==> flow/design.v <==
module AFH_map_table(
A,
O
);
input [6:0] A;
output [6:0] O;
assign O = ~A;
endmodule
module div(
clk, rstz,
div_en_p,
dividend,
divisor,
result_o
);
input clk, rstz;
input div_en_p;
input [24:0] dividend;
input [6:0] divisor;
output [49:0] result_o;
parameter IDLE=2'h0, DIVON=2'h1, DIVEnd=2'h2;
reg [1:0] cs, ns;
wire [25:0] div_temp;
reg [50:0] op_dividend;
reg [4:0] divcnt;
always @(posedge clk or negedge rstz)
begin
  if (!rstz)
    begin
      op_dividend <= 0;
      divcnt <=0;
    end  
  else if (div_en_p && (cs==IDLE))
    begin
      op_dividend <= {25'b0,dividend[24:0],1'b0};
      divcnt <=0;
    end  
  else if (cs==DIVON)
    begin
      op_dividend <= div_temp[25] ? {op_dividend[49:0],1'b0} : {div_temp[24:0],op_dividend[24:0],1'b1};
      divcnt <= divcnt + 1'b1;
    end  
end
reg [49:0] result_o;
always @(posedge clk or negedge rstz)
begin
  if (!rstz)
    result_o <= 0;
  else if (cs==DIVEnd)
    result_o <= {op_dividend[50:26],op_dividend[24:0]};   
end
assign div_temp = {1'b0, op_dividend[49:25]} - {1'b0, divisor};
always @(posedge clk or negedge rstz)
begin
  if (!rstz)
    cs <= 0;
  else 
    cs <= ns;
end
always @*
begin
  ns = cs;
  case(cs)
    IDLE:
      begin
        if (div_en_p) ns = DIVON;
      end
    DIVON:
      begin
        if (divcnt==5'd24) ns = DIVEnd;
      end  
    DIVEnd:
      ns = IDLE;  
  endcase
end
endmodule
module hopkernal(
rstz,
X, A, C,
B,
D,
E, F, Fprime,
Y1,
Y2,
regi_AFH_channel_map,
regi_AFH_N,
fk
);
input rstz;
input [4:0] X, C;
input [4:0] A;
input [3:0] B;
input [8:0] D;
input [6:0] E, F, Fprime;
input Y1;
input [5:0] Y2;
input [79:0] regi_AFH_channel_map;
input [6:0] regi_AFH_N;
output [6:0] fk;
wire [4:0] Zprime = X + A;
wire [4:0] Z;
assign Z[0] = B[0] ^ Zprime[0];
assign Z[1] = B[1] ^ Zprime[1];
assign Z[2] = B[2] ^ Zprime[2];
assign Z[3] = B[3] ^ Zprime[3];
assign Z[4] =  Zprime[4];
wire [4:0] stage1_z, stage2_z, stage3_z, stage4_z, stage5_z, stage6_z, stage7_z;
wire [13:0] P = {C[4:0] ^ {5{Y1}}, D[8:0]};
assign stage1_z[1] = P[13] ? Z[2] : Z[1];
assign stage1_z[2] = P[13] ? Z[1] : Z[2];
assign stage1_z[0] = P[12] ? Z[3] : Z[0];
assign stage1_z[3] = P[12] ? Z[0] : Z[3];
assign stage1_z[4] = Z[4];
assign stage2_z[1] = P[11] ? stage1_z[3] : stage1_z[1];
assign stage2_z[3] = P[11] ? stage1_z[1] : stage1_z[3];
assign stage2_z[2] = P[10] ? stage1_z[4] : stage1_z[2];
assign stage2_z[4] = P[10] ? stage1_z[2] : stage1_z[4];
assign stage2_z[0] = stage1_z[0];
assign stage3_z[0] = P[9] ? stage2_z[3] : stage2_z[0];
assign stage3_z[3] = P[9] ? stage2_z[0] : stage2_z[3];
assign stage3_z[1] = P[8] ? stage2_z[4] : stage2_z[1];
assign stage3_z[4] = P[8] ? stage2_z[1] : stage2_z[4];
assign stage3_z[2] = stage2_z[2];
assign stage4_z[3] = P[7] ? stage3_z[4] : stage3_z[3];
assign stage4_z[4] = P[7] ? stage3_z[3] : stage3_z[4];
assign stage4_z[0] = P[6] ? stage3_z[2] : stage3_z[0];
assign stage4_z[2] = P[6] ? stage3_z[0] : stage3_z[2];
assign stage4_z[1] = stage3_z[1];
assign stage5_z[1] = P[5] ? stage4_z[3] : stage4_z[1];
assign stage5_z[3] = P[5] ? stage4_z[1] : stage4_z[3];
assign stage5_z[0] = P[4] ? stage4_z[4] : stage4_z[0];
assign stage5_z[4] = P[4] ? stage4_z[0] : stage4_z[4];
assign stage5_z[2] = stage4_z[2];
assign stage6_z[3] = P[3] ? stage5_z[4] : stage5_z[3];
assign stage6_z[4] = P[3] ? stage5_z[3] : stage5_z[4];
assign stage6_z[1] = P[2] ? stage5_z[2] : stage5_z[1];
assign stage6_z[2] = P[2] ? stage5_z[1] : stage5_z[2];
assign stage6_z[0] = stage5_z[0];
assign stage7_z[2] = P[1] ? stage6_z[3] : stage6_z[2];
assign stage7_z[3] = P[1] ? stage6_z[2] : stage6_z[3];
assign stage7_z[0] = P[0] ? stage6_z[1] : stage6_z[0];
assign stage7_z[1] = P[0] ? stage6_z[0] : stage6_z[1];
assign stage7_z[4] = stage6_z[4];
wire [6:0] em79 = E[6:0] > 7'd78 ? E[6:0]-7'd79 : E[6:0];
wire [7:0] tmp1 = em79 + F[6:0];  
wire [7:0] tmp1m79 = tmp1[7:0] > 8'd78 ? tmp1[7:0]-8'd79 : tmp1[7:0];   
wire [7:0] tmp2 = tmp1m79[6:0] + stage7_z[4:0] + Y2;                    
wire [6:0] adder2m79 = tmp2 > 7'd78 ? tmp2-7'd79 : tmp2[6:0];
wire rfchused = regi_AFH_channel_map[adder2m79[6:0]];
wire [6:0] emN = {2'b0,E[6:0]} >= {regi_AFH_N,2'b0}                 ? {2'b0,E[6:0]} - {regi_AFH_N,2'b0} :
                 {2'b0,E[6:0]} >= ({regi_AFH_N,1'b0}+regi_AFH_N) ? {2'b0,E[6:0]} - ({regi_AFH_N,1'b0}+regi_AFH_N) :
                 {1'b0,E[6:0]} >= {regi_AFH_N,1'b0}                 ? {1'b0,E[6:0]} - {regi_AFH_N,1'b0} :
                 E[6:0] >= regi_AFH_N                              ? E[6:0]-regi_AFH_N : E[6:0];
wire [7:0] tmp1N = emN + Fprime[6:0];  
wire [7:0] tmp1mN = tmp1N[7:0] >= regi_AFH_N ? tmp1N[7:0]-regi_AFH_N : tmp1N[7:0];   
wire [4:0] a7zmN = {2'b0,stage7_z[4:0]} >= regi_AFH_N ? {2'b0,stage7_z[4:0]} - regi_AFH_N : stage7_z[4:0];  
wire [7:0] tmp2N = tmp1mN[6:0] + a7zmN + Y2;                                      
wire [6:0] adder2mN = tmp2N >= regi_AFH_N ? tmp2N-regi_AFH_N : tmp2N[6:0];
wire [6:0] kprimem = adder2mN;
wire [6:0] fkprime, basicfk;
AFH_map_table AFH_map_table_u(
.A(kprimem),
.O(fkprime)
);
assign basicfk = (adder2m79<=7'd39) ? {adder2m79[5:0], 1'b0} : {(adder2m79-7'd40), 1'b1};
assign fk = rfchused ? basicfk : fkprime;
endmodule
module hopctrlwd(
clk_6M, rstz, p_033us,
mpr_Y,
counter_clkN1, counter_clkE1,
psrxfhs_succ_p,
psrxfhs,
pstxid,
m_tslot_p, ms_tslot_p,
ps_N_incr_p,
pageAB_2Npage_count, 
Atrain,
regi_interlace_offset, regi_page_k_nudge,
regi_AFH_mode,
regi_AFH_N,
ps, gips, is, giis, page, inquiry, mpr, spr, ir, conns,
prs_clock_frozen, prm_clock_frozen,
CLK, CLKE, CLKN, BD_ADDR,
counter_isFHS,
Xprm, Xir, Xprs,
X,
Y1,
Y2,
A,
B,
C,
D,
E, F, Fprime
);
input clk_6M, rstz, p_033us;
input mpr_Y;
input [5:0] counter_clkN1;
input [5:0] counter_clkE1;
input psrxfhs_succ_p;
input psrxfhs;
input pstxid;
input m_tslot_p, ms_tslot_p;
input ps_N_incr_p;
input [3:0] pageAB_2Npage_count;
input Atrain;
input [4:0] regi_interlace_offset, regi_page_k_nudge;
input regi_AFH_mode;
input [6:0] regi_AFH_N;
input ps, gips, is, giis, page, inquiry, mpr, spr, ir, conns;
input prs_clock_frozen, prm_clock_frozen;
input [27:0] CLK, CLKE, CLKN, BD_ADDR;
input [4:0] counter_isFHS;
output [4:0] Xprm, Xir, Xprs;
output [4:0] X;
output Y1;
output [5:0] Y2;
output [4:0] A;
output [3:0] B;
output [4:0] C;
output [8:0] D;
output [6:0] E, F, Fprime;
wire [1:0] k_nudge;
wire [4:0] k_offset;
reg [27:0] CLKN_frozen, CLKE_frozen;
reg [4:0] k_offset_frozen;
reg [4:0] k_nudge_frozen;
always @(posedge clk_6M or negedge rstz)
begin
  if (!rstz)
    begin
     CLKN_frozen <= 0;
    end 
  else if (!prs_clock_frozen)
    begin
     CLKN_frozen <= CLKN;
    end 
end
always @(posedge clk_6M or negedge rstz)
begin
  if (!rstz)
    begin
     CLKE_frozen <= 0;
     k_offset_frozen <= 0;
     k_nudge_frozen <= 0;
    end 
  else if (!prm_clock_frozen)
    begin
     CLKE_frozen <= CLKE;
     k_offset_frozen <= k_offset;
     k_nudge_frozen <= k_nudge;
    end 
end
assign k_nudge = regi_page_k_nudge;  
assign k_offset = Atrain ? 5'd24 : 5'd8;
wire [3:0] xpt = {CLKE[4:2],CLKE[0]} - CLKE[16:12];    
wire [4:0] Xp = CLKE[16:12] + k_offset + k_nudge + xpt ;   
wire [4:0] Xprs = CLKN_frozen[16:12] + counter_clkN1[5:1];
wire [3:0] xprmt = {CLKE_frozen[4:2],CLKE_frozen[0]} - CLKE_frozen[16:12];
wire [4:0] Xprm = CLKE_frozen[16:12] + k_offset_frozen + k_nudge_frozen + xprmt + counter_clkE1[5:1];
wire [3:0] xit = {CLKN[4:2],CLKN[0]} - CLKN[16:12];
wire [4:0] Xi = CLKN[16:12] + k_offset + k_nudge + xit ;
wire [4:0] Xir = CLKN[16:12] + counter_isFHS ;
assign X = ({5{ps}}      & CLKN[16:12]) |     
           ({5{gips}}    & (CLKN[16:12]+regi_interlace_offset)) |   
           ({5{is}}      & Xir[4:0]) |        
           ({5{giis}}    & (Xir[4:0]+regi_interlace_offset)) |      
           ({5{page}}    & Xp[4:0]) |
           ({5{inquiry}} & Xi[4:0]) |
           ({5{mpr}}     & Xprm[4:0]) |    
           ({5{spr}}     & Xprs[4:0]) |    
           ({5{ir}}      & Xir[4:0]) |     
           ({5{conns}}   & CLK[6:2]);      
wire spr_Y = pstxid | (psrxfhs ? 1'b0 : counter_clkN1[0]);
assign Y1 =({1{page}}    & CLKE[1]) |
           ({1{inquiry}} & CLKN[1]) |
           ({1{mpr}}     & mpr_Y  ) |   
           ({1{spr}}     & spr_Y  ) |   
           ({1{ir}}      & 1'b1) |     
           ({1{conns}}   & (CLK[1]&(!regi_AFH_mode)) );      
assign Y2 =({6{page}}    & {CLKE[1],5'b0}) |
           ({6{inquiry}} & {CLKN[1],5'b0}) |
           ({6{mpr}}     & {mpr_Y  ,5'b0}) |   
           ({6{spr}}     & {spr_Y  ,5'b0}) |   
           ({6{ir}}      & {1'b1   ,5'b0}) |     
           ({6{conns}}   & {(CLK[1]&(!regi_AFH_mode)) ,5'b0});      
assign A = ({5{ps}}      & BD_ADDR[27:23]) |     
           ({5{gips}}    & BD_ADDR[27:23]) |   
           ({5{is}}      & BD_ADDR[27:23]) |        
           ({5{giis}}    & BD_ADDR[27:23]) |      
           ({5{page}}    & BD_ADDR[27:23]) |
           ({5{inquiry}} & BD_ADDR[27:23]) |
           ({5{mpr}}     & BD_ADDR[27:23]) |    
           ({5{spr}}     & BD_ADDR[27:23]) |    
           ({5{ir}}      & BD_ADDR[27:23]) |     
           ({5{conns}}   & BD_ADDR[27:23] ^ CLK[25:21]);      
assign B = BD_ADDR[22:19];
assign C = ({5{ps}}      & {BD_ADDR[8],BD_ADDR[6],BD_ADDR[4],BD_ADDR[2],BD_ADDR[0]}) |     
           ({5{gips}}    & {BD_ADDR[8],BD_ADDR[6],BD_ADDR[4],BD_ADDR[2],BD_ADDR[0]}) |   
           ({5{is}}      & {BD_ADDR[8],BD_ADDR[6],BD_ADDR[4],BD_ADDR[2],BD_ADDR[0]}) |        
           ({5{giis}}    & {BD_ADDR[8],BD_ADDR[6],BD_ADDR[4],BD_ADDR[2],BD_ADDR[0]}) |      
           ({5{page}}    & {BD_ADDR[8],BD_ADDR[6],BD_ADDR[4],BD_ADDR[2],BD_ADDR[0]}) |
           ({5{inquiry}} & {BD_ADDR[8],BD_ADDR[6],BD_ADDR[4],BD_ADDR[2],BD_ADDR[0]}) |
           ({5{mpr}}     & {BD_ADDR[8],BD_ADDR[6],BD_ADDR[4],BD_ADDR[2],BD_ADDR[0]}) |    
           ({5{spr}}     & {BD_ADDR[8],BD_ADDR[6],BD_ADDR[4],BD_ADDR[2],BD_ADDR[0]}) |    
           ({5{ir}}      & {BD_ADDR[8],BD_ADDR[6],BD_ADDR[4],BD_ADDR[2],BD_ADDR[0]}) |     
           ({5{conns}}   & {BD_ADDR[8],BD_ADDR[6],BD_ADDR[4],BD_ADDR[2],BD_ADDR[0]} ^ CLK[20:16]);      
assign D = ({9{ps}}      & BD_ADDR[18:10]) |     
           ({9{gips}}    & BD_ADDR[18:10]) |   
           ({9{is}}      & BD_ADDR[18:10]) |        
           ({9{giis}}    & BD_ADDR[18:10]) |      
           ({9{page}}    & BD_ADDR[18:10]) |
           ({9{inquiry}} & BD_ADDR[18:10]) |
           ({9{mpr}}     & BD_ADDR[18:10]) |    
           ({9{spr}}     & BD_ADDR[18:10]) |    
           ({9{ir}}      & BD_ADDR[18:10]) |     
           ({9{conns}}   & (BD_ADDR[18:10] ^ CLK[15:7]));      
assign E = {BD_ADDR[13],BD_ADDR[11],BD_ADDR[9],BD_ADDR[7],BD_ADDR[5],BD_ADDR[3],BD_ADDR[1]};           
reg div_en_p;
always @(posedge clk_6M or negedge rstz)
begin
  if (!rstz)
     div_en_p <= 0;
  else 
     div_en_p <= (CLK[6:0]==7'hff) & ms_tslot_p;
end
wire divffclk = clk_6M;
wire [24:0] Ft, nc1;
div mod79_F(
.clk      (divffclk                   ),
.rstz     (rstz                       ),
.div_en_p (div_en_p                   ),
.dividend ({CLK[27:7],4'b0}           ),
.divisor  (7'd79                      ),
.result_o ({Ft[24:0],nc1[24:0]}       )
);
assign F = ({7{conns}} & Ft[6:0]);
wire [24:0] Fprimet, nc2;
div mod79_Fprime(
.clk      (divffclk                   ),
.rstz     (rstz                       ),
.div_en_p (div_en_p                   ),
.dividend ({CLK[27:7],4'b0}           ),
.divisor  (regi_AFH_N                 ),
.result_o ({Fprimet[24:0],nc2[24:0]}  )
);
assign Fprime = ({7{conns}} & Fprimet[6:0]);
endmodule
module fkctrl(
clk_6M, rstz,
regi_isMaster,
ir,
psrxfhs_succ_p,
fk_page,
page,
ps_pagerespTO,
scancase,
m_half_tslot_p,
mpr,
m_tslot_p,
connsnewslave, connsnewmaster,
CLKN, CLKE, CLK,
txbit_period, rxbit_period,
fkset_p,   
ps, pstxid, psrxfhs, psackfhs, pagetxfhs, pagetmp, pagerxackfhs ,
corre_threshold,
counter_clkN1,
counter_clkE1,
fk_pstxid,
fk_psrxfhs,
fk_psackfhs,
fk_connsnewslave, fk_connsnewmaster,
fk_pagetxfhs,
fk_pagerxackfhs,
fk_spr, fk_mpr,
fk_chg_p, fk_chg_p_ff
);
input clk_6M, rstz;
input regi_isMaster;
input ir;
input psrxfhs_succ_p;
input fk_page;
input page;
input ps_pagerespTO;
input scancase;
input m_half_tslot_p;
input mpr;
input m_tslot_p;
input connsnewslave, connsnewmaster;
input [27:0] CLKN, CLKE, CLK;
input txbit_period, rxbit_period;
input fkset_p;   
input ps, pstxid, psrxfhs, psackfhs, pagetxfhs, pagetmp, pagerxackfhs ;
input corre_threshold;
output [5:0] counter_clkN1;
output [5:0] counter_clkE1;
output fk_pstxid;
output fk_psrxfhs;
output fk_psackfhs;
output fk_connsnewslave, fk_connsnewmaster;
output fk_pagetxfhs;
output fk_pagerxackfhs;
output fk_spr, fk_mpr;
output fk_chg_p, fk_chg_p_ff;
assign fk_spr = fk_pstxid | fk_psrxfhs | fk_psackfhs;
assign fk_mpr = fk_pagetxfhs | fk_pagerxackfhs;
wire ir_fkset_p = regi_isMaster ? fkset_p & !ir : fkset_p;
wire fk_chg_p = ((!(txbit_period | rxbit_period)) & ir_fkset_p);  
wire psrxfhs_fk_chg_p = fk_psrxfhs & fkset_p;
wire scancase_fk_chg_p = (scancase) & fkset_p;
reg fk_chg_p_ff;
always @(posedge clk_6M or negedge rstz)
begin
  if (!rstz)
     fk_chg_p_ff <= 0;
  else 
     fk_chg_p_ff <= fk_chg_p | scancase_fk_chg_p | psrxfhs_fk_chg_p;
end
reg fk_pstxid;
always @(posedge clk_6M or negedge rstz)
begin
  if (!rstz)
     fk_pstxid <= 0;
  else if (ps & corre_threshold & fkset_p)   
     fk_pstxid <= 1'b1;
  else if (pstxid & fk_chg_p)
     fk_pstxid <= 1'b0;
end
reg fk_psrxfhs;
always @(posedge clk_6M or negedge rstz)
begin
  if (!rstz)
     fk_psrxfhs <= 0;
  else if (pstxid & fk_chg_p)
     fk_psrxfhs <= 1'b1;
  else if ((psrxfhs & corre_threshold & fk_chg_p) | ps_pagerespTO)
     fk_psrxfhs <= 1'b0;
end
reg fk_psackfhs;
always @(posedge clk_6M or negedge rstz)
begin
  if (!rstz)
     fk_psackfhs <= 0;
  else if (psrxfhs & corre_threshold & fk_chg_p)
     fk_psackfhs <= 1'b1;
  else if (psackfhs & fk_chg_p & CLKN[0])
     fk_psackfhs <= 1'b0;
end
reg fk_connsnewslave;
always @(posedge clk_6M or negedge rstz)
begin
  if (!rstz)
     fk_connsnewslave <= 0;
  else if (psackfhs & fk_chg_p & CLKN[0])
     fk_connsnewslave <= 1'b1;
  else if (connsnewslave & fk_chg_p & CLK[0])   
     fk_connsnewslave <= 1'b0;
end
reg fk_pagetxfhs;
always @(posedge clk_6M or negedge rstz)
begin
  if (!rstz)
     fk_pagetxfhs <= 0;
  else if ( (pagetmp & fk_chg_p) | (pagerxackfhs & !corre_threshold & fk_chg_p) )
     fk_pagetxfhs <= 1'b1;
  else if ((pagetxfhs & fk_chg_p) | fk_page)
     fk_pagetxfhs <= 1'b0;
end
reg fk_pagerxackfhs;
always @(posedge clk_6M or negedge rstz)
begin
  if (!rstz)
     fk_pagerxackfhs <= 0;
  else if (pagetxfhs & fk_chg_p)
     fk_pagerxackfhs <= 1'b1;
  else if (pagerxackfhs & fk_chg_p & CLKE[0])
     fk_pagerxackfhs <= 1'b0;
end
reg fk_connsnewmaster;
always @(posedge clk_6M or negedge rstz)
begin
  if (!rstz)
     fk_connsnewmaster <= 0;
  else if (pagerxackfhs & corre_threshold & m_half_tslot_p)   
     fk_connsnewmaster <= 1'b1;
  else if ((connsnewmaster & fk_chg_p & CLK[0]) | page )  
     fk_connsnewmaster <= 1'b0;
end
wire ps_N_incr_p = (pstxid & fk_chg_p) | ((psrxfhs|psackfhs) & fkset_p & CLKN[0]);
reg [5:0] counter_clkN1;
always @(posedge clk_6M or negedge rstz)
begin
  if (!rstz)
    begin
     counter_clkN1 <= 0;
    end 
  else if (ps & corre_threshold & fkset_p)   
    begin
     counter_clkN1 <= 6'h1;
    end 
  else if (psrxfhs_succ_p)
     counter_clkN1 <= {counter_clkN1[5:1],1'b0};
  else if (ps_N_incr_p)
    begin
     counter_clkN1 <= counter_clkN1+1'b1;
    end 
end
wire page_N_incr_p = fk_chg_p & CLKE[0] & (pagetxfhs | pagerxackfhs);
reg [5:0] counter_clkE1;
always @(posedge clk_6M or negedge rstz)
begin
  if (!rstz)
    begin
     counter_clkE1 <= 0;
    end 
  else if (!fk_mpr)   
    begin
     counter_clkE1 <= 6'd0;
    end 
  else if (page_N_incr_p)  
    begin
     counter_clkE1 <= counter_clkE1+1'b1;
    end 
end
endmodule
module hopselection(
clk_6M, rstz, p_033us,
regi_isMaster,
ps_pagerespTO,
fk_page,
scancase,
m_half_tslot_p,
connsnewslave, connsnewmaster,
txbit_period, rxbit_period,
fkset_p,   
psackfhs, pagetxfhs, pagetmp, pagerxackfhs ,
corre_threshold,
psrxfhs_succ_p,
psrxfhs,
pstxid,
m_tslot_p, ms_tslot_p,
ps_N_incr_p,
pageAB_2Npage_count, 
Atrain,
regi_interlace_offset, regi_page_k_nudge,
regi_AFH_mode,
regi_AFH_N, regi_AFH_channel_map,
ps, gips, is, giis, page, inquiry, mpr, spr, ir, conns,
prs_clock_frozen, prm_clock_frozen,
CLK, CLKE, CLKN, BD_ADDR,
counter_isFHS,
fk,
fk_chg_p, fk_chg_p_ff,
fk_pstxid
);
input clk_6M, rstz, p_033us;
input regi_isMaster;
input ps_pagerespTO;
input fk_page;
input scancase;
input m_half_tslot_p;
input connsnewslave, connsnewmaster;
input txbit_period, rxbit_period;
input fkset_p;   
input psackfhs, pagetxfhs, pagetmp, pagerxackfhs ;
input corre_threshold;
wire [5:0] counter_clkN1;
wire [5:0] counter_clkE1;
input psrxfhs_succ_p;
input psrxfhs;
input pstxid;
input m_tslot_p, ms_tslot_p;
input ps_N_incr_p;
input [3:0] pageAB_2Npage_count;
input Atrain;
input [4:0] regi_interlace_offset, regi_page_k_nudge;
input regi_AFH_mode;
input [6:0] regi_AFH_N;
input [79:0] regi_AFH_channel_map;
input ps, gips, is, giis, page, inquiry, mpr, spr, ir, conns;
input prs_clock_frozen, prm_clock_frozen;
input [27:0] CLK, CLKE, CLKN, BD_ADDR;
input [4:0] counter_isFHS;
output [6:0] fk;
output fk_chg_p, fk_chg_p_ff;
output fk_pstxid;
wire [4:0] Xprm, Xir, Xprs;
wire [4:0] X;
wire Y1;
wire [5:0] Y2;
wire [4:0] A;
wire [3:0] B;
wire [4:0] C;
wire [8:0] D;
wire [6:0] E, F, Fprime;
wire fk_connsnewslave, fk_connsnewmaster;
wire fk_conns = conns | fk_connsnewslave | fk_connsnewmaster;
wire [27:0] fk_CLK = fk_conns ? CLK + 1'b1 : CLK;
wire [27:0] fk_CLKE = CLKE + 1'b1;
wire [27:0] fk_CLKN = CLKN + 1'b1;
hopctrlwd hopctrlwd_u(
.clk_6M               (clk_6M               ), 
.rstz                 (rstz                 ), 
.p_033us              (p_033us              ),
.mpr_Y                (counter_clkE1[0]     ),
.counter_clkN1        (counter_clkN1        ),  
.counter_clkE1        (counter_clkE1        ),       
.psrxfhs_succ_p       (psrxfhs_succ_p       ),
.psrxfhs              (fk_psrxfhs              ),
.pstxid               (fk_pstxid               ),
.m_tslot_p            (m_tslot_p            ),
.ms_tslot_p           (ms_tslot_p           ),
.ps_N_incr_p          (ps_N_incr_p          ),
.pageAB_2Npage_count  (pageAB_2Npage_count  ), 
.Atrain               (Atrain               ),
.regi_interlace_offset(regi_interlace_offset),
.regi_page_k_nudge    (regi_page_k_nudge    ),
.regi_AFH_mode        (regi_AFH_mode        ),
.regi_AFH_N           (regi_AFH_N           ),
.ps                   (ps                   ), 
.gips                 (gips                 ), 
.is                   (is                   ), 
.giis                 (giis                 ), 
.page                 (fk_page                 ), 
.inquiry              (inquiry              ), 
.mpr                  (fk_mpr                  ), 
.spr                  (fk_spr                  ), 
.ir                   (ir                   ), 
.conns                (fk_conns                ),
.prs_clock_frozen     (prs_clock_frozen     ), 
.prm_clock_frozen     (prm_clock_frozen     ),
.CLK                  (fk_CLK                  ), 
.CLKE                 (fk_CLKE                 ), 
.CLKN                 (fk_CLKN                 ), 
.BD_ADDR              (BD_ADDR          ),
.counter_isFHS        (counter_isFHS        ),
.Xprm                 (Xprm                 ), 
.Xir                  (Xir                  ),
.Xprs                 (Xprs                 ), 
.X                    (X                    ),
.Y1                   (Y1                   ),
.Y2                   (Y2                   ),
.A                    (A                    ),
.B                    (B                    ),
.C                    (C                    ),
.D                    (D                    ),
.E                    (E                    ), 
.F                    (F                    ), 
.Fprime               (Fprime               )
);
hopkernal hopkernal_u(
.rstz                (rstz                ),
.X                   (X                   ), 
.A                   (A                   ), 
.C                   (C                   ),
.B                   (B                   ),
.D                   (D                   ),
.E                   (E                   ), 
.F                   (F                   ),
.Fprime              (Fprime              ),
.Y1                  (Y1                  ),
.Y2                  (Y2                  ),
.regi_AFH_channel_map(regi_AFH_channel_map),
.regi_AFH_N          (regi_AFH_N          ),
.fk                  (fk                  )
);
fkctrl fkctrl_u(
.clk_6M         (clk_6M         ), 
.rstz           (rstz           ),
.regi_isMaster  (regi_isMaster  ),
.ir             (ir             ),
.psrxfhs_succ_p (psrxfhs_succ_p ),
.fk_page        (fk_page        ),
.page           (page           ),
.ps_pagerespTO  (ps_pagerespTO  ),
.scancase       (scancase       ),
.m_half_tslot_p (m_half_tslot_p ),
.mpr            (mpr            ),
.m_tslot_p      (m_tslot_p      ),
.connsnewslave  (connsnewslave  ),
.connsnewmaster (connsnewmaster ),
.CLKN           (CLKN           ),
.CLKE           (CLKE           ),
.CLK            (CLK            ),
.txbit_period   (txbit_period   ), 
.rxbit_period   (rxbit_period   ),
.fkset_p        (fkset_p        ),   
.ps             (ps             ), 
.pstxid         (pstxid         ), 
.psrxfhs        (psrxfhs        ), 
.psackfhs       (psackfhs       ), 
.pagetxfhs      (pagetxfhs      ), 
.pagetmp        (pagetmp        ), 
.pagerxackfhs   (pagerxackfhs   ),
.corre_threshold(corre_threshold),
.counter_clkN1   (counter_clkN1   ),
.counter_clkE1   (counter_clkE1   ),
.fk_pstxid       (fk_pstxid       ),
.fk_psrxfhs      (fk_psrxfhs      ),
.fk_psackfhs     (fk_psackfhs     ),
.fk_connsnewslave(fk_connsnewslave),
.fk_connsnewmaster(fk_connsnewmaster),
.fk_pagetxfhs    (fk_pagetxfhs    ),
.fk_pagerxackfhs (fk_pagerxackfhs ),
.fk_spr          (fk_spr          ),
.fk_mpr          (fk_mpr          ),
.fk_chg_p        (fk_chg_p        ),
.fk_chg_p_ff     (fk_chg_p_ff     )
);
endmodule
From RTL to reports: hopselection
The steps from the RTL of hopselection to its reports follow in flow order.
Lines are those of the file above, counted from 1.
Library cell names are shortened.
A cell with n/a has no value.
Design
  top: hopselection
  clock port: clk_6M
  cell library: sky130hd
  timing corner: tt_025C_1v80

Word level
Source: Yosys, flattened and elaborated, memories not mapped. Widths are those after wreduce. Registers that Yosys merges into a memory's read port (data or address) are not register bits. Print and check cells do not count. Equal cells are merged and count once.
Operators by class
  magnitude comparators: 11
  $add $sub $neg: 45
  bitwise gates (word level): 152
  equal/unequal tests: 13
  shift-type cells: 1
  reduce/logical cells: 24
  mux-type cells: 78
Operators with widths (number)
  2-to-1 mux 50 bit: 6
  AND 5 bit: 30
  bitwise OR 5 bit: 27
  AND 9 bit: 10
  bitwise OR 9 bit: 9
  indexed select 80 x 7 -> 1 bit: 1
  2-to-1 mux 7 bit: 11
  adder 5 bit: 9
  2-to-1 mux 1 bit: 44
  subtractor 7 bit: 6
  AND 1 bit: 34
  adder 17 x 1 -> 17 bit with constant B: 2
  AND 6 bit: 5
  bitwise OR 6 bit: 5
  2-to-1 mux 6 bit: 5
  2-to-1 mux 5 bit: 6
  adder 28 x 1 -> 28 bit with constant B: 1
  2-to-1 mux 28 bit: 1
  subtractor 25 x 7 -> 26 bit: 1
  subtractor 25 x 7 -> 26 bit with constant B: 1
  bitwise OR 1 bit: 21
  subtractor 7 bit with constant B: 3
  nonzero test 2 bit: 10
  greater-or-equal comparator 7 x 9 -> 1 bit: 2
  adder 7 x 5 -> 8 bit: 2
  adder 7 x 7 -> 8 bit: 2
  adder 8 x 6 -> 8 bit: 2
  greater-or-equal comparator 8 x 7 -> 1 bit: 2
Other operator kinds: 33; their cells: 66.
Word-level totals
  bits in registers: 240
  elaborated cells: 348
  bits of input ports: 256

Longest topological paths
Yosys ltp: most cells in a row. Word level: on the elaborated netlist, between registers, memories and ports. Mapped: between sequential cells and ports; inverters and the memories' decode and read muxes count.
Depth
  depth in word-level cells: 29
  ABC_AREA: 0
  depth in mapped cells: 55

Mapped cells and area
Yosys stat after the flow's synthesis: flattened, memories mapped to cells. It holds for the ABC_AREA given above (unset counts as 0); a run with the other value may have another netlist.
Cell types
  dfrtp_1: number 167, area in all 4.18E+03 um^2
  ha_1: number 143, area in all 1.79E+03 um^2
  xnor2_1: number 127, area in all 1.11E+03 um^2
  mux2i_1: number 95, area in all 950.912 um^2
  mux4_2: number 38, area in all 855.821 um^2
  xor2_1: number 77, area in all 674.397 um^2
  fa_1: number 31, area in all 620.595 um^2
  nor2_1: number 156, area in all 585.562 um^2
  nand2_1: number 143, area in all 536.765 um^2
  a21oi_1: number 103, area in all 515.494 um^2
  mux2_2: number 45, area in all 506.736 um^2
  a211oi_1: number 65, area in all 487.968 um^2
  o21ai_0: number 96, area in all 480.461 um^2
  inv_1: number 118, area in all 442.925 um^2
  a21o_1: number 56, area in all 420.403 um^2
  nand3_1: number 51, area in all 255.245 um^2
  clkbuf_1: number 67, area in all 251.491 um^2
  nor3_1: number 45, area in all 225.216 um^2
Other cell types: 76; their cells: 351.
Mapped netlist
  sequential area: 4231.6 um^2
  cell count: 1974
  flip-flops: 169
  synthesis area: 17606.9 um^2
The figures by module come from a second, unflattened synthesis with its own total; it is not the netlist above.
Unflattened totals
  cell total of the unflattened synthesis: 2385
  area total of the unflattened synthesis: 22494.1 um^2
Each row is one instance without its submodules.
By module
  div: area 5300.1 um^2, cells 476, instances 2
  hopkernal: area 6138.4 um^2, cells 730, instances 1
  hopctrlwd: area 3116.7 um^2, cells 361, instances 1
  hopselection: area 1594.0 um^2, cells 233, instances 1
  fkctrl: area 1018.5 um^2, cells 102, instances 1
  AFH_map_table: area 26.3 um^2, cells 7, instances 1

Timing after synthesis
OpenSTA on the mapped netlist: ideal clock, no wires. The path of least setup slack (recovery checks aside). Input and output delay are each 20% of the period. Register names are those of the netlist, which keeps one name where synthesis merged equal registers.
Path post-synthesis
  path kind: input to output
  start: input port CLKN[6]
  end: output port fk[4]
  clock period: 25.0 ns
  driving pins on the path: 43
  path delay: 10.304 ns
  buffers on the path: 3
  setup slack: 4.696 ns
  output delay: 5.000 ns
  arrival: 15.304 ns
  period reached after synthesis: 20.304 ns
"path delay" = arrival - input delay + setup time.
A path that ends at an output port has no setup time.
"driving pins on the path" counts driving pins, that of a launching flip-flop among them; a cell with two outputs on the path counts twice.
"period reached after synthesis" = period - worst setup slack (recovery checks aside). The figure is calculated, with input and output delays left at 20% of the set period.
Between the ends stands the longest chain of elaborated cells between them, by number of cells; it is not shown to be the way that was timed. Of several equally long chains one is given.
Each line given opens the expression or statement behind the cell; cells for indexed reads and writes are added by Yosys, which also makes memories of some case tables.
Between the ends, post-synthesis
  path through: nand4_1 > or3_1 > nor2_1 > xor2_1 > fa_1 > inv_1 > fa_1 > ha_1 > fa_1 > xor2_1 > a222oi_1 > nand3_1 > a211o_1 > ha_1 > a21o_1 > inv_1 > or4_1 > o311ai_1 > (+7 left out) > inv_1 > ha_1 > clkbuf_1 > buf_1 > clkbuf_1 > inv_1 > ha_1 > nor2_1 > nand3_1 > a21oi_1 > nor3_2 > nor3b_4 > xor2_2 > mux4_2 > o31ai_1 > or4_4 > a31oi_4 > mux2_2
  cells in the longest elaborated chain: 29
  elaborated cells on any way between the ends: 75
  classes of those cells: 17 x add/sub; 4 x compare; 1 x shift; 33 x mux; 20 x logic
Ends and longest elaborated chain, post-synthesis
  from (decl): line 582  | input [27:0] CLK, CLKE, CLKN, BD_ADDR;
  adder 17 x 1 -> 17 bit: line 600  | wire [27:0] fk_CLKN = CLKN + 1'b1;
  adder 5 bit: line 265  | ({5{gips}}    & (CLKN[16:12]+regi_interlace_offset)) |
  AND 5 bit: line 265
  bitwise OR 5 bit (9 in a row): line 264  | assign X = ({5{ps}}      & CLKN[16:12]) |
  adder 5 bit: line 100  | wire [4:0] Zprime = X + A;
  XOR 1 bit: line 105  | assign Z[3] = B[3] ^ Zprime[3];
  2-to-1 mux 1 bit: line 112  | assign stage1_z[3] = P[12] ? Z[0] : Z[3];
  (+7 left out)
  2-to-1 mux 5 bit: line 156  | wire [4:0] a7zmN = {2'b0,stage7_z[4:0]} >= regi_AFH_N ? {2'b0,stage7_z[4:0]} - regi_AFH_N : stage7_z[4:0];
  adder 7 x 5 -> 8 bit: line 157  | wire [7:0] tmp2N = tmp1mN[6:0] + a7zmN + Y2;
  adder 8 x 6 -> 8 bit: line 157
  subtractor 7 bit: line 158  | wire [6:0] adder2mN = tmp2N >= regi_AFH_N ? tmp2N-regi_AFH_N : tmp2N[6:0];
  2-to-1 mux 7 bit: line 158
  inverter 7 bit: line 7  | assign O = ~A;
  2-to-1 mux 7 bit: line 166  | assign fk = rfchused ? basicfk : fkprime;
  to (decl): line 584  | output [6:0] fk;
Nets of the timed path that keep an RTL name, with a line that drives or declares them; the list need not be complete.
Named nets, post-synthesis (line)
  fk_CLKN[13]: 600

Timing after layout
From the final timing report of record 1: the path of least setup slack in the routed layout; clock arrival at registers is part of the times.
Path post-layout
  path kind: input to output
  start: input port CLKN[0]
  end: output port fk[6]
  driving pins on the path: 48
  output delay: 4.62 ns
  setup slack: 1.33 ns
  arrival: 17.15 ns
  buffers on the path: 3
  clock period: 23.1 ns
Between the ends stands the longest chain of elaborated cells between them, by number of cells; it is not shown to be the way that was timed. Of several equally long chains one is given.
Between the ends, post-layout
  path through: clkdlybuf4s50_1 > ha_1 > nand3_1 > nor3_1 > xnor2_1 > nand2_1 > inv_1 > fa_1 > inv_1 > fa_1 > ha_1 > fa_1 > xor2_1 > a222oi_1 > nand3_1 > a211o_1 > ha_1 > a21o_1 > (+12 left out) > inv_1 > fa_1 > buf_4 > inv_1 > ha_1 > nor2_1 > nand3_1 > a21oi_1 > nor3_2 > nor3b_1 > xor2_1 > inv_1 > and3_1 > a2111oi_0 > a221oi_1 > a31oi_4 > mux2_2 > clkdlybuf4s50_1
  cells in the longest elaborated chain: 29
  elaborated cells on any way between the ends: 88
  classes of those cells: 17 x add/sub; 4 x compare; 1 x shift; 33 x mux; 33 x logic
Ends and longest elaborated chain, post-layout
  from (decl): line 582  | input [27:0] CLK, CLKE, CLKN, BD_ADDR;
  adder 17 x 1 -> 17 bit: line 600  | wire [27:0] fk_CLKN = CLKN + 1'b1;
  adder 5 bit: line 265  | ({5{gips}}    & (CLKN[16:12]+regi_interlace_offset)) |
  AND 5 bit: line 265
  bitwise OR 5 bit (9 in a row): line 264  | assign X = ({5{ps}}      & CLKN[16:12]) |
  adder 5 bit: line 100  | wire [4:0] Zprime = X + A;
  XOR 1 bit: line 105  | assign Z[3] = B[3] ^ Zprime[3];
  2-to-1 mux 1 bit: line 112  | assign stage1_z[3] = P[12] ? Z[0] : Z[3];
  (+7 left out)
  2-to-1 mux 5 bit: line 156  | wire [4:0] a7zmN = {2'b0,stage7_z[4:0]} >= regi_AFH_N ? {2'b0,stage7_z[4:0]} - regi_AFH_N : stage7_z[4:0];
  adder 7 x 5 -> 8 bit: line 157  | wire [7:0] tmp2N = tmp1mN[6:0] + a7zmN + Y2;
  adder 8 x 6 -> 8 bit: line 157
  subtractor 7 bit: line 158  | wire [6:0] adder2mN = tmp2N >= regi_AFH_N ? tmp2N-regi_AFH_N : tmp2N[6:0];
  2-to-1 mux 7 bit: line 158
  inverter 7 bit: line 7  | assign O = ~A;
  2-to-1 mux 7 bit: line 166  | assign fk = rfchused ? basicfk : fkprime;
  to (decl): line 584  | output [6:0] fk;
Nets of the timed path that keep an RTL name, with a line that drives or declares them; the list need not be complete.
Named nets, post-layout (line)
  fk_CLKN[12]: 600

Appendix: measured runs

Record of 2 stored runs of the RTL-to-layout flow on hopselection, platform sky130hd. The runs are unordered. Constraints: input delay and output delay 20% of the set period each, output load 0.01 pF.
By "achieved clock period (ns)" is meant the clock period of the run minus its worst setup slack. This is arithmetic on one report: input and output delays are still those of the set period (20% each).
"worst setup path time (ns)" is the time allowed to the run's worst setup path (the clock period less input and output delay, where it has them) less its slack. Clock arrival times count: a late capture clock shortens it, a late launch clock lengthens it.
"finish__power__total" is the tool's figure for a default switching activity; nothing was simulated.

Flow files of record 1
==> flow/run.sh <==
#!/bin/bash
# the make line also repeats the synthesis and layout settings of config.mk as NAME=value (left out here)
make -C /OpenROAD-flow-scripts/flow DESIGN_CONFIG=/design/flow/config.mk WORK_HOME=/design/flow/orfs CLKGATE_MAP_FILE= finish
==> flow/config.mk <==
export PLATFORM = sky130hd
export DESIGN_NAME = hopselection
export DESIGN_NICKNAME = hopselection
export VERILOG_FILES = /design/flow/design.v
export SDC_FILE = /design/flow/constraint.sdc
export NUM_CORES = 4
export LEC_CHECK = 0
export CAP_MARGIN = 20
export CORE_MARGIN = 2
export CORE_UTILIZATION = 43
export PLACE_DENSITY = 0.6
export SLEW_MARGIN = 20
==> flow/constraint.sdc <==
create_clock -name core_clock -period 23.1 [get_ports {clk_6M}]
set_input_delay 4.6200 -clock core_clock [delete_from_list [all_inputs] [get_ports {clk_6M}]]
set_output_delay 4.6200 -clock core_clock [all_outputs]
set_load 0.01 [all_outputs]

report of record 1
yosys chip area after synthesis (um^2): 17606.9
finish__design__die__area: 42580.3
finish__design__instance__area__stdcell: 21018.9
finish__design__instance__utilization: 0.5171
finish__timing__setup__ws: 1.327
finish__timing__setup__tns: 0.000
finish__power__total: 1.922e-03
achieved clock period (ns): 21.773
worst setup path time (ns): 12.53
worst setup path kind: input to output

Flow files of record 2
==> flow/run.sh <==
#!/bin/bash
# the make line also repeats the synthesis and layout settings of config.mk as NAME=value (left out here)
make -C /OpenROAD-flow-scripts/flow DESIGN_CONFIG=/design/flow/config.mk WORK_HOME=/design/flow/orfs CLKGATE_MAP_FILE= finish
==> flow/config.mk <==
export PLATFORM = sky130hd
export DESIGN_NAME = hopselection
export DESIGN_NICKNAME = hopselection
export VERILOG_FILES = /design/flow/design.v
export SDC_FILE = /design/flow/constraint.sdc
export NUM_CORES = 4
export LEC_CHECK = 0
export CAP_MARGIN = 20
export CORE_MARGIN = 2
export CORE_UTILIZATION = 40
export CTS_CLUSTER_SIZE = 83
export PLACE_DENSITY = 0.85
export SLEW_MARGIN = 20
==> flow/constraint.sdc <==
create_clock -name core_clock -period 25.0 [get_ports {clk_6M}]
set_input_delay 5.0000 -clock core_clock [delete_from_list [all_inputs] [get_ports {clk_6M}]]
set_output_delay 5.0000 -clock core_clock [all_outputs]
set_load 0.01 [all_outputs]

report of record 2
yosys chip area after synthesis (um^2): 17606.9
finish__design__die__area: 45710.4
finish__design__instance__area__stdcell: 21074.0
finish__design__instance__utilization: 0.4871
finish__timing__setup__ws: 1.706
finish__timing__setup__tns: 0.000
finish__power__total: 1.787e-03
achieved clock period (ns): 23.294
worst setup path time (ns): 13.29
worst setup path kind: input to output
